==> flow/design.v <==
module controller (
    input logic clk,
    input logic reset,
    output logic load_sreg,
    output logic transmit_pixel,
    output logic [5:0] pixel,
    output logic [4:0] frame
);
    localparam TRANSMIT_FRAME       = 1'b0;
    localparam IDLE                 = 1'b1;
    localparam [2:0] READ_CH_VALS   = 3'b001;
    localparam [2:0] LOAD_SREG      = 3'b010;
    localparam [2:0] TRANSMIT_PIXEL = 3'b100;
    localparam [8:0] TRANSMIT_CYCLES    = 9'd360;        
    localparam [22:0] IDLE_CYCLES       = 23'd2400;
    logic state;
    logic next_state;
    logic [2:0] transmit_phase;
    logic [2:0] next_transmit_phase;
    logic [5:0] pixel_counter;
    logic [4:0] frame_counter;
    logic [8:0] transmit_counter;
    logic [22:0] idle_counter;
    logic transmit_pixel_done;
    logic idle_done;
    assign transmit_pixel_done = (transmit_counter == TRANSMIT_CYCLES - 1);
    assign idle_done = (idle_counter == IDLE_CYCLES - 1);
    always_ff @(posedge clk) begin
        if (reset) begin
            state <= TRANSMIT_FRAME;
            transmit_phase <= READ_CH_VALS;
        end
        else begin
            state <= next_state;
            transmit_phase <= next_transmit_phase;
        end
    end
    always_comb begin
        next_state = state;
        case (state)
            TRANSMIT_FRAME:
                if ((pixel_counter == 6'd63) && (transmit_pixel_done))
                    next_state = IDLE;
                else
                    next_state = TRANSMIT_FRAME;
            IDLE:
                if (idle_done)
                    next_state = TRANSMIT_FRAME;
                else
                    next_state = IDLE;
        endcase
    end
    always_comb begin
        next_transmit_phase = READ_CH_VALS;
        if (state == TRANSMIT_FRAME) begin
            case (transmit_phase)
                READ_CH_VALS:
                    next_transmit_phase = LOAD_SREG;
                LOAD_SREG:
                    next_transmit_phase = TRANSMIT_PIXEL;
                TRANSMIT_PIXEL:
                    next_transmit_phase = transmit_pixel_done ? READ_CH_VALS : TRANSMIT_PIXEL;
                default: ;
            endcase
        end
    end
    always_ff @(posedge clk) begin
        if (reset) begin
            pixel_counter <= 6'd0;
        end
        else if ((state == TRANSMIT_FRAME) && transmit_pixel_done) begin
            pixel_counter <= pixel_counter + 1;
        end
    end
    always_ff @(posedge clk) begin
        if (reset) begin
            frame_counter <= 5'd0;
        end
        else if (idle_done) begin
            frame_counter <= frame_counter + 1;
        end
    end
    always_ff @(posedge clk) begin
        if (reset) begin
            transmit_counter <= 9'd0;
        end
        else if (transmit_phase == TRANSMIT_PIXEL) begin
            transmit_counter <= transmit_counter + 1;
        end
        else begin
            transmit_counter <= 9'd0;
        end
    end
    always_ff @(posedge clk) begin
        if (reset) begin
            idle_counter <= 23'd0;
        end
        else if (state == IDLE) begin
            idle_counter <= idle_counter + 1;
        end
        else begin
            idle_counter <= 23'd0;
        end
    end
    assign pixel = pixel_counter;
    assign frame = frame_counter;
    assign load_sreg = (transmit_phase == LOAD_SREG);
    assign transmit_pixel = (transmit_phase == TRANSMIT_PIXEL);
endmodule
module ws2812b(
    input logic clk,
    input logic reset,
    input logic serial_in,
    input logic transmit,
    output logic ws2812b_out,
    output logic shift
);
    localparam IDLE = 1'b0;
    localparam TRANSMITTING = 1'b1;
    localparam T0_CYCLE_COUNT = 4'd5;
    localparam T1_CYCLE_COUNT = 4'd10;
    localparam MAX_CYCLE_COUNT = 4'd15;
    logic state;
    logic [3:0] cycle_count;
    logic bit_being_sent;
    always_ff @(posedge clk) begin
        if (reset) begin
            state <= IDLE;
            cycle_count <= 4'd0;
            bit_being_sent <= 1'b0;
        end
        else begin
            case (state)
                IDLE:
                    if (transmit == 1'b1) begin
                        state <= TRANSMITTING;
                        cycle_count <= 4'd0;
                        bit_being_sent <= serial_in;
                    end
                TRANSMITTING:
                    if (transmit == 1'b0) begin
                        state <= IDLE;
                    end
                    else if (cycle_count == MAX_CYCLE_COUNT - 1) begin
                        cycle_count <= 4'd0;
                        bit_being_sent <= serial_in;
                    end
                    else begin
                        cycle_count <= cycle_count + 1;
                    end
                default:
                    state <= IDLE;
            endcase
        end
    end
    always_comb begin
        if (state == TRANSMITTING)
            if (bit_being_sent == 1'b0)
                ws2812b_out = (cycle_count < T0_CYCLE_COUNT);
            else
                ws2812b_out = (cycle_count < T1_CYCLE_COUNT);
        else
            ws2812b_out = 1'b0;
    end
    assign shift = (state == TRANSMITTING) && (cycle_count == 4'd0);
endmodule
module rules (
    input logic clk,
    input logic reset,
    input logic step,            
    input logic [127:0] initial_pattern,
    output logic [127:0] grid    
);
    logic [127:0] next_grid;
    always_ff @(posedge clk) begin
        if (reset) begin
            grid <= initial_pattern;
        end
        else if (step) begin
            grid <= next_grid;
        end
    end
    function automatic int neighbors(input int row, input int col, input logic [127:0] g);
        int living;
        int r, c, nr, nc, idx;
        living = 0;
            for (nr = -1; nr <= 1; nr++) begin  
                for (nc = -1; nc <= 1; nc++) begin  
                    if (!(nr == 0 && nc == 0)) begin  
                        r = (row + nr + 8) % 8;  
                        c = (col + nc + 8) % 8;  
                        idx = r * 8 + c;  
                        if (g[2*idx +: 2] == 2'b11) living++;  
                    end
                end
            end
        neighbors =  living;  
    endfunction
generate;
    genvar ir, ic;
    for (ir=0; ir<8; ir++) begin  
        for (ic=0; ic<8; ic++) begin  
            localparam int index = ir * 8 + ic;  
            int living_neighbors;
            always_comb begin
                living_neighbors = neighbors(ir, ic, grid); 
                if (grid[2*index +: 2] == 2'b11) begin  
                    if (living_neighbors == 2 || living_neighbors==3) begin
                        next_grid[2*index +: 2] = 2'b11;
                    end
                    else begin
                        next_grid[2*index +: 2] = 2'b01;
                    end
                end
                else if (grid[2*index +: 2] == 2'b01) begin  
                    if (living_neighbors == 3) begin
                        next_grid[2*index +: 2] = 2'b11;
                    end
                    else begin
                        next_grid[2*index +: 2] = 2'b10;
                    end
                end
                else if (grid[2*index +: 2] == 2'b10) begin  
                    if (living_neighbors == 3) begin
                        next_grid[2*index +: 2] = 2'b11;
                    end
                    else begin
                        next_grid[2*index +: 2] = 2'b00;
                    end
                end
                else  begin  
                    if (living_neighbors == 3) begin
                        next_grid[2*index +: 2] = 2'b11;
                    end
                    else begin
                        next_grid[2*index +: 2] = 2'b00;
                    end
                end
            end
        end
    end
endgenerate
endmodule
module top(
    input logic         clk,
    input logic         SW,          
    input logic [63:0]  pattern,     
    output logic        _48b         
);
    logic [127:0] grid;
    logic [127:0] initial_pattern;
    logic step_game;
    logic reset;
    logic [23:0] shift_reg;
    logic shift;
    logic ws2812b_out;
    logic [5:0] pixel;
    logic load_sreg;
    logic transmit_pixel;
    logic [4:0] frame;
    logic [4:0] last_frame;
    localparam [23:0] OFF     = 24'h000000;
    localparam [23:0] RED     = 24'h00FF00;
    localparam [23:0] GREEN   = 24'hFF0000;
    localparam [23:0] BLUE    = 24'h0000FF;
    genvar gi;
    generate
        for (gi = 0; gi < 64; gi++) begin : g_init
            assign initial_pattern[2*gi +: 2] = pattern[gi] ? 2'b11 : 2'b00;
        end
    endgenerate
    assign reset = ~SW;
    rules u3 (
        .clk(clk),
        .reset(reset),
        .step(step_game),
        .initial_pattern(initial_pattern),
        .grid(grid)  
    );
    ws2812b u4 (
        .clk            (clk),
        .reset          (reset),
        .serial_in      (shift_reg[23]),
        .transmit       (transmit_pixel),
        .ws2812b_out    (ws2812b_out),
        .shift          (shift)
    );
    controller u5 (
        .clk            (clk),
        .reset          (reset),
        .load_sreg      (load_sreg),
        .transmit_pixel (transmit_pixel),
        .pixel          (pixel),
        .frame          (frame)
    );
    always_ff @(posedge clk) begin
        if (reset)
            last_frame <= 5'd0;
        else
            last_frame <= frame;
    end
    assign step_game = (frame != last_frame);  
    always_ff @(posedge clk) begin
        if (reset) begin
            shift_reg <= OFF;
        end
        else if (load_sreg) begin
            if (grid[2*pixel +: 2] == 2'b11) begin  
                shift_reg <= GREEN;
            end
            else if (grid[2*pixel +: 2] == 2'b01) begin  
                shift_reg <= BLUE;
            end
            else if (grid[2*pixel +: 2] == 2'b10) begin  
                shift_reg <= RED;
            end
            else begin  
                shift_reg <= OFF;
            end
        end
        else if (shift) begin
            shift_reg <= { shift_reg[22:0], 1'b0 };
        end
    end
    assign _48b = ws2812b_out;
endmodule
== Tool chain data of top ==
What the tools print for top, step after step.
Line numbers count from 1 in the design file above.
Operators carry their Yosys type and port widths (W data, S select, Z words).
Cell names lack the library's common part.
The mark n/a stands for no value.

* Design top: top
* Clock: clk
* Library: sky130hd
* Corner: tt_025C_1v80

== Word level ==
Counts by Yosys on the flattened word-level netlist (proc, flatten, opt, wreduce; memories kept). Register bits leave out memories and registers merged into their read ports (data or address). Print and check cells are left out. Cells with the same type and inputs are merged into one.

* Add/sub/neg operators: 453
* $lt $le $gt $ge: 2
* Eq/ne operators: 271
* Shift-type cells: 1
* Muxes and demuxes: 919
* Bitwise logic cells: 3
* Reduce/logical cells: 74

{| class="wikitable"
|+ Operators by type and width
! operator !! number
|-
| $add A32 B2 Y32 const B || 448
|-
| $mux W32 || 448
|-
| $eq A32 B3 Y1 const B || 128
|-
| $mux W2 || 320
|-
| $mux W128 || 2
|-
| $mux W1 || 136
|-
| $eq A2 B2 Y1 const B || 66
|-
| $eq A2 B1 Y1 const B || 65
|-
| $shiftx A128 B8 Y2 || 1
|-
| $mux W24 || 3
|-
| $logic_or A1 B1 Y1 || 64
|-
| $mux W16 || 2
|-
| $add A23 B1 Y23 const B || 1
|-
| $eq A23 B12 Y1 const B || 1
|-
| $mux W4 || 3
|-
| $add A9 B1 Y9 const B || 1
|-
| $eq A9 B9 Y1 const B || 1
|-
| $pmux W3 S3 || 1
|-
| $pmux W4 S2 || 1
|-
| $ne A2 B1 Y1 const B || 3
|-
| $reduce_and A2 Y1 || 3
|-
| $add A6 B1 Y6 const B || 1
|-
| $eq A6 B6 Y1 const B || 1
|-
| $add A5 B1 Y5 const B || 1
|-
| $ne A5 B5 Y1 || 1
|-
| $add A4 B1 Y4 const B || 1
|-
| $lt A4 B3 Y1 const B || 1
|-
| $lt A4 B4 Y1 const B || 1
|}

Other operator kinds: 13; their cells: 18.

* Bits in registers: 210
* Input port bits: 66
* Output and inout bits: 1
* Cells after elaboration: 1,735

== Depth ==
Depth = most cells in a row (Yosys ltp): at word level without a register or memory, in the mapped netlist without a sequential cell, where the memories' decode and read muxes count.

* Depth after elaboration: 22
* ABC_AREA: 1
* Gate-level depth with buffers: 34
* Mapped depth without buffers: 32

== After synthesis ==
Yosys stat after the flow's synthesis: flattened, memories mapped to cells. It holds for the ABC_AREA given above (unset counts as 0); a run with the other value may have another netlist.
Totals and module areas in this step are rounded.

{| class="wikitable"
|+ Cells by type
! type !! number !! area in all (µm²)
|-
| nand2_1 || 3,018 || 1.13E+04
|-
| ha_1 || 388 || 4.85E+03
|-
| inv_1 || 1,038 || 3.9E+03
|-
| edfxtp_1 || 128 || 3.84E+03
|-
| nand3_1 || 764 || 3.82E+03
|-
| nor2_1 || 590 || 2.21E+03
|-
| dfxtp_1 || 82 || 1.64E+03
|-
| o21ai_0 || 234 || 1.17E+03
|-
| nand4_1 || 162 || 1.01E+03
|-
| a21oi_1 || 177 || 885.85
|-
| xor2_1 || 89 || 779.498
|-
| or2_2 || 121 || 756.976
|-
| buf_2 || 110 || 550.528
|-
| nand2_2 || 82 || 512.992
|-
| o21ai_1 || 83 || 415.398
|-
| xor2_2 || 25 || 406.64
|-
| o21ai_2 || 38 || 332.819
|-
| nand3b_1 || 43 || 322.81
|}

Other cell types: 41; their cells: 485.

* Mapped cells: 7,657
* Mapped area: 41,800 µm²
* Sequential area: 5,490 µm²
* Flip-flops: 210
* Buffers: 250

== Worst setup path after synthesis ==
Path of least setup slack by OpenSTA after synthesis, without wires, with an ideal clock, recovery checks aside; 20% of the period is set as input and as output delay. Where synthesis merged equal registers, the netlist keeps one of their names.

* Kind: in2reg
* Start: input SW
* End: register u3.grid[0]
* Clock period: 10,000 ps
* External input delay: 2,000 ps
* Library setup time: 1,432 ps
* Launch time at the first pin: 2,000 ps
* Arrival time: 5,585 ps
* Required time: 8,568 ps
* Setup slack: 2,983 ps
* Delay of the path: 5,017 ps
* Stages: 5
* Path buffers: 2
* Synthesis period reached: 7,017 ps

"delay of the path" is the arrival time less input delay plus setup time.
"stages" counts driving pins, that of a launching flip-flop among them; a cell with two outputs on the path counts twice.
"synthesis period reached" = period - worst setup slack (recovery checks aside). The figure is calculated, with input and output delays left at 20% of the set period.
Between the ends stands the longest chain of elaborated cells between them, by number of cells; it is not shown to be the way that was timed. Of several equally long chains one is given.
A line is the first line of the expression or statement that the cell stems from. Yosys adds cells for indexed reads and writes and turns some case tables into memories.
Only ways into the end's enable, where the timed path ends, are counted here.

* Cell sequence: clkbuf_1 inv_2 clkbuf_1 a211oi_1 nand3_1
* Length of the longest elaborated chain: 1
* Elaborated cells on any way between the ends: 1
* RTL lines with such cells: 0
* Classes of those cells: eq/ne: 1

{| class="wikitable"
|+ RTL lines, path post-synthesis
! element !! RTL line !! source
|-
| start, declared || 246 || <nowiki>input logic         SW,</nowiki>
|-
| $ne A2 B1 Y1 || n/a ||
|-
| end, assigned || 177 || <nowiki>grid <= initial_pattern;</nowiki>
|-
| end, assigned || 180 || <nowiki>grid <= next_grid;</nowiki>
|-
| end, declared || 172 || <nowiki>output logic [127:0] grid</nowiki>
|}

== Worst path after layout ==
Path of least setup slack in the final report of job 1 (OpenROAD, finished layout, wires in). Where an end is a register, its clock arrival counts in the times.
The path's times are printed in steps of 10 ps; the period is the one set.

* Kind: reg2reg
* Start: register u3.grid[125]
* End: register u3.grid[13]
* Clock period: 6,800 ps
* Library setup time: 130 ps
* Launch time at the first pin: 630 ps
* Arrival time: 5,610 ps
* Required time: 7,300 ps
* Setup slack: 1,690 ps
* Stages: 30
* Path buffers: 2

Between the ends stands the longest chain of elaborated cells between them, by number of cells; it is not shown to be the way that was timed. Of several equally long chains one is given.

* Cell sequence: edfxtp_1 nand2_4 buf_12 buf_12 ha_4 inv_2 nand2_1 nand2_1 inv_1 ha_1 or2_2 and2_1 ha_1 nand2_1 nand2_1 ha_1 or2_2 nand2_4 inv_1 ha_1 or2_2 a21boi_2 ha_1 nand2_1 inv_1 xor2_1 nand4_1 o21bai_1 nand3_1 nand2_1
* Length of the longest elaborated chain: 20
* Elaborated cells on any way between the ends: 23
* Classes of those cells: add/sub: 6; eq/ne: 3; mux: 13; reduce/logical: 1

{| class="wikitable"
|+ RTL lines, path post-layout
! element !! RTL line !! source
|-
| start, declared || 172 || <nowiki>output logic [127:0] grid</nowiki>
|-
| start, assigned || 177 || <nowiki>grid <= initial_pattern;</nowiki>
|-
| start, assigned || 180 || <nowiki>grid <= next_grid;</nowiki>
|-
| $eq A2 B2 Y1 || 193 || <nowiki>if (g[2*idx +: 2] == 2'b11) living++;</nowiki>
|-
| $mux W32 || 193 ||
|-
| $add A32 B2 Y32 || 193 ||
|-
| $mux W32 || 193 ||
|-
| $add A32 B2 Y32 || 193 ||
|-
| $mux W32 || 193 ||
|-
| $add A32 B2 Y32 || 193 ||
|-
| (+6 left out) || n/a ||
|-
| $mux W32 || 193 ||
|-
| $eq A32 B3 Y1 || 224 || <nowiki>if (living_neighbors == 3) begin</nowiki>
|-
| $mux W2 || 224 ||
|-
| $mux W2 || 215 || <nowiki>else if (grid[2*index +: 2] == 2'b01) begin</nowiki>
|-
| $mux W2 || 207 || <nowiki>if (grid[2*index +: 2] == 2'b11) begin</nowiki>
|-
| $mux W128 || 179 || <nowiki>else if (step) begin</nowiki>
|-
| $mux W128 || 176 || <nowiki>if (reset) begin</nowiki>
|-
| end, assigned || 177 ||
|-
| end, assigned || 180 ||
|-
| end, declared || 172 ||
|}

Appendix: measured runs

Top module top; platform sky130hd; tools Yosys and OpenROAD; 4 stored runs in no particular order. Input and output delays are each 20% of the period that was set; the output load is 0.01 pF.
"allowed time less slack (worst setup path)" = time allowed to the worst setup path (clock period - input delay - output delay, where it has them) - its slack; a late launch clock adds to it, a late capture clock takes from it.
"allowed time less slack (worst setup path)" is known to 10 ps.
Measured values are rounded.

=== Job 1 ===
{| class="wikitable"
! Setting !! Value
|-
| ABC_AREA || 1
|-
| CAP_MARGIN || 20
|-
| CORE_ASPECT_RATIO || 1.12
|-
| CORE_MARGIN || 7
|-
| CORE_UTILIZATION || 51
|-
| CTS_CLUSTER_SIZE || 34
|-
| GPL_TIMING_DRIVEN || 0
|-
| PLACE_DENSITY_LB_ADDON || 0.27
|-
| SETUP_SLACK_MARGIN || 1.57
|-
| TNS_END_PERCENT || 30
|-
| period_ns || 6.8
|-
| SLEW_MARGIN || 20
|-
! Result !! Value
|-
| Yosys chip area after synthesis || 41,800 µm²
|-
| Die size || 90,200 µm²
|-
| Standard-cell area after layout || 48,200 µm²
|-
| Worst setup slack after layout || 1,690 ps
|-
| Setup total negative slack || 0 ps
|-
| Final worst hold slack || 413 ps
|-
| Allowed time less slack (worst setup path) || 5,110 ps
|-
| Kind of the worst setup path || reg2reg
|}

=== Job 2 ===
{| class="wikitable"
! Setting !! Value
|-
| ABC_AREA || 1
|-
| CAP_MARGIN || 5
|-
| CELL_PAD_IN_SITES_DETAIL_PLACEMENT || 2
|-
| CORE_MARGIN || 8
|-
| CORE_UTILIZATION || 58
|-
| CTS_CLUSTER_DIAMETER || 23
|-
| CTS_CLUSTER_SIZE || 37
|-
| GPL_TIMING_DRIVEN || 1
|-
| PLACE_DENSITY || 0.65
|-
| SETUP_SLACK_MARGIN || 2.31
|-
| TNS_END_PERCENT || 10
|-
| period_ns || 9.09
|-
| SLEW_MARGIN || 20
|}
No final report: placement broke off with DPL-0033.

=== Job 3 ===
{| class="wikitable"
! Setting !! Value
|-
| ABC_AREA || 0
|-
| CAP_MARGIN || 10
|-
| CELL_PAD_IN_SITES_DETAIL_PLACEMENT || 1
|-
| CELL_PAD_IN_SITES_GLOBAL_PLACEMENT || 3
|-
| CORE_ASPECT_RATIO || 1.12
|-
| CORE_MARGIN || 3
|-
| CORE_UTILIZATION || 39
|-
| CTS_CLUSTER_SIZE || 75
|-
| GPL_ROUTABILITY_DRIVEN || 0
|-
| GPL_TIMING_DRIVEN || 1
|-
| HOLD_SLACK_MARGIN || 0.18
|-
| MIN_ROUTING_LAYER || met1
|-
| PLACE_DENSITY || 0.72
|-
| SETUP_SLACK_MARGIN || 1.57
|-
| TNS_END_PERCENT || 95
|-
| period_ns || 9.63
|-
| SLEW_MARGIN || 20
|-
! Result !! Value
|-
| Yosys chip area after synthesis || 42,000 µm²
|-
| Die size || 112,000 µm²
|-
| Standard-cell area after layout || 45,100 µm²
|-
| Worst setup slack after layout || 2,910 ps
|-
| Setup total negative slack || 0 ps
|-
| Final worst hold slack || 447 ps
|-
| Allowed time less slack (worst setup path) || 6,720 ps
|-
| Kind of the worst setup path || reg2reg
|}

=== Job 4 ===
{| class="wikitable"
! Setting !! Value
|-
| ABC_AREA || 1
|-
| CAP_MARGIN || 5
|-
| CELL_PAD_IN_SITES_DETAIL_PLACEMENT || 1
|-
| CELL_PAD_IN_SITES_GLOBAL_PLACEMENT || 1
|-
| CORE_ASPECT_RATIO || 0.56
|-
| CTS_CLUSTER_DIAMETER || 129
|-
| CTS_CLUSTER_SIZE || 24
|-
| GPL_TIMING_DRIVEN || 0
|-
| HOLD_SLACK_MARGIN || -0.01
|-
| MAX_ROUTING_LAYER || met4
|-
| TNS_END_PERCENT || 85
|-
| period_ns || 10.0
|-
| CORE_MARGIN || 2
|-
| CORE_UTILIZATION || 40
|-
| SLEW_MARGIN || 20
|-
! Result !! Value
|-
| Yosys chip area after synthesis || 41,800 µm²
|-
| Die size || 107,000 µm²
|-
| Standard-cell area after layout || 44,700 µm²
|-
| Worst setup slack after layout || 3,010 ps
|-
| Setup total negative slack || 0 ps
|-
| Final worst hold slack || 378 ps
|-
| Allowed time less slack (worst setup path) || 6,990 ps
|-
| Kind of the worst setup path || reg2reg
|}
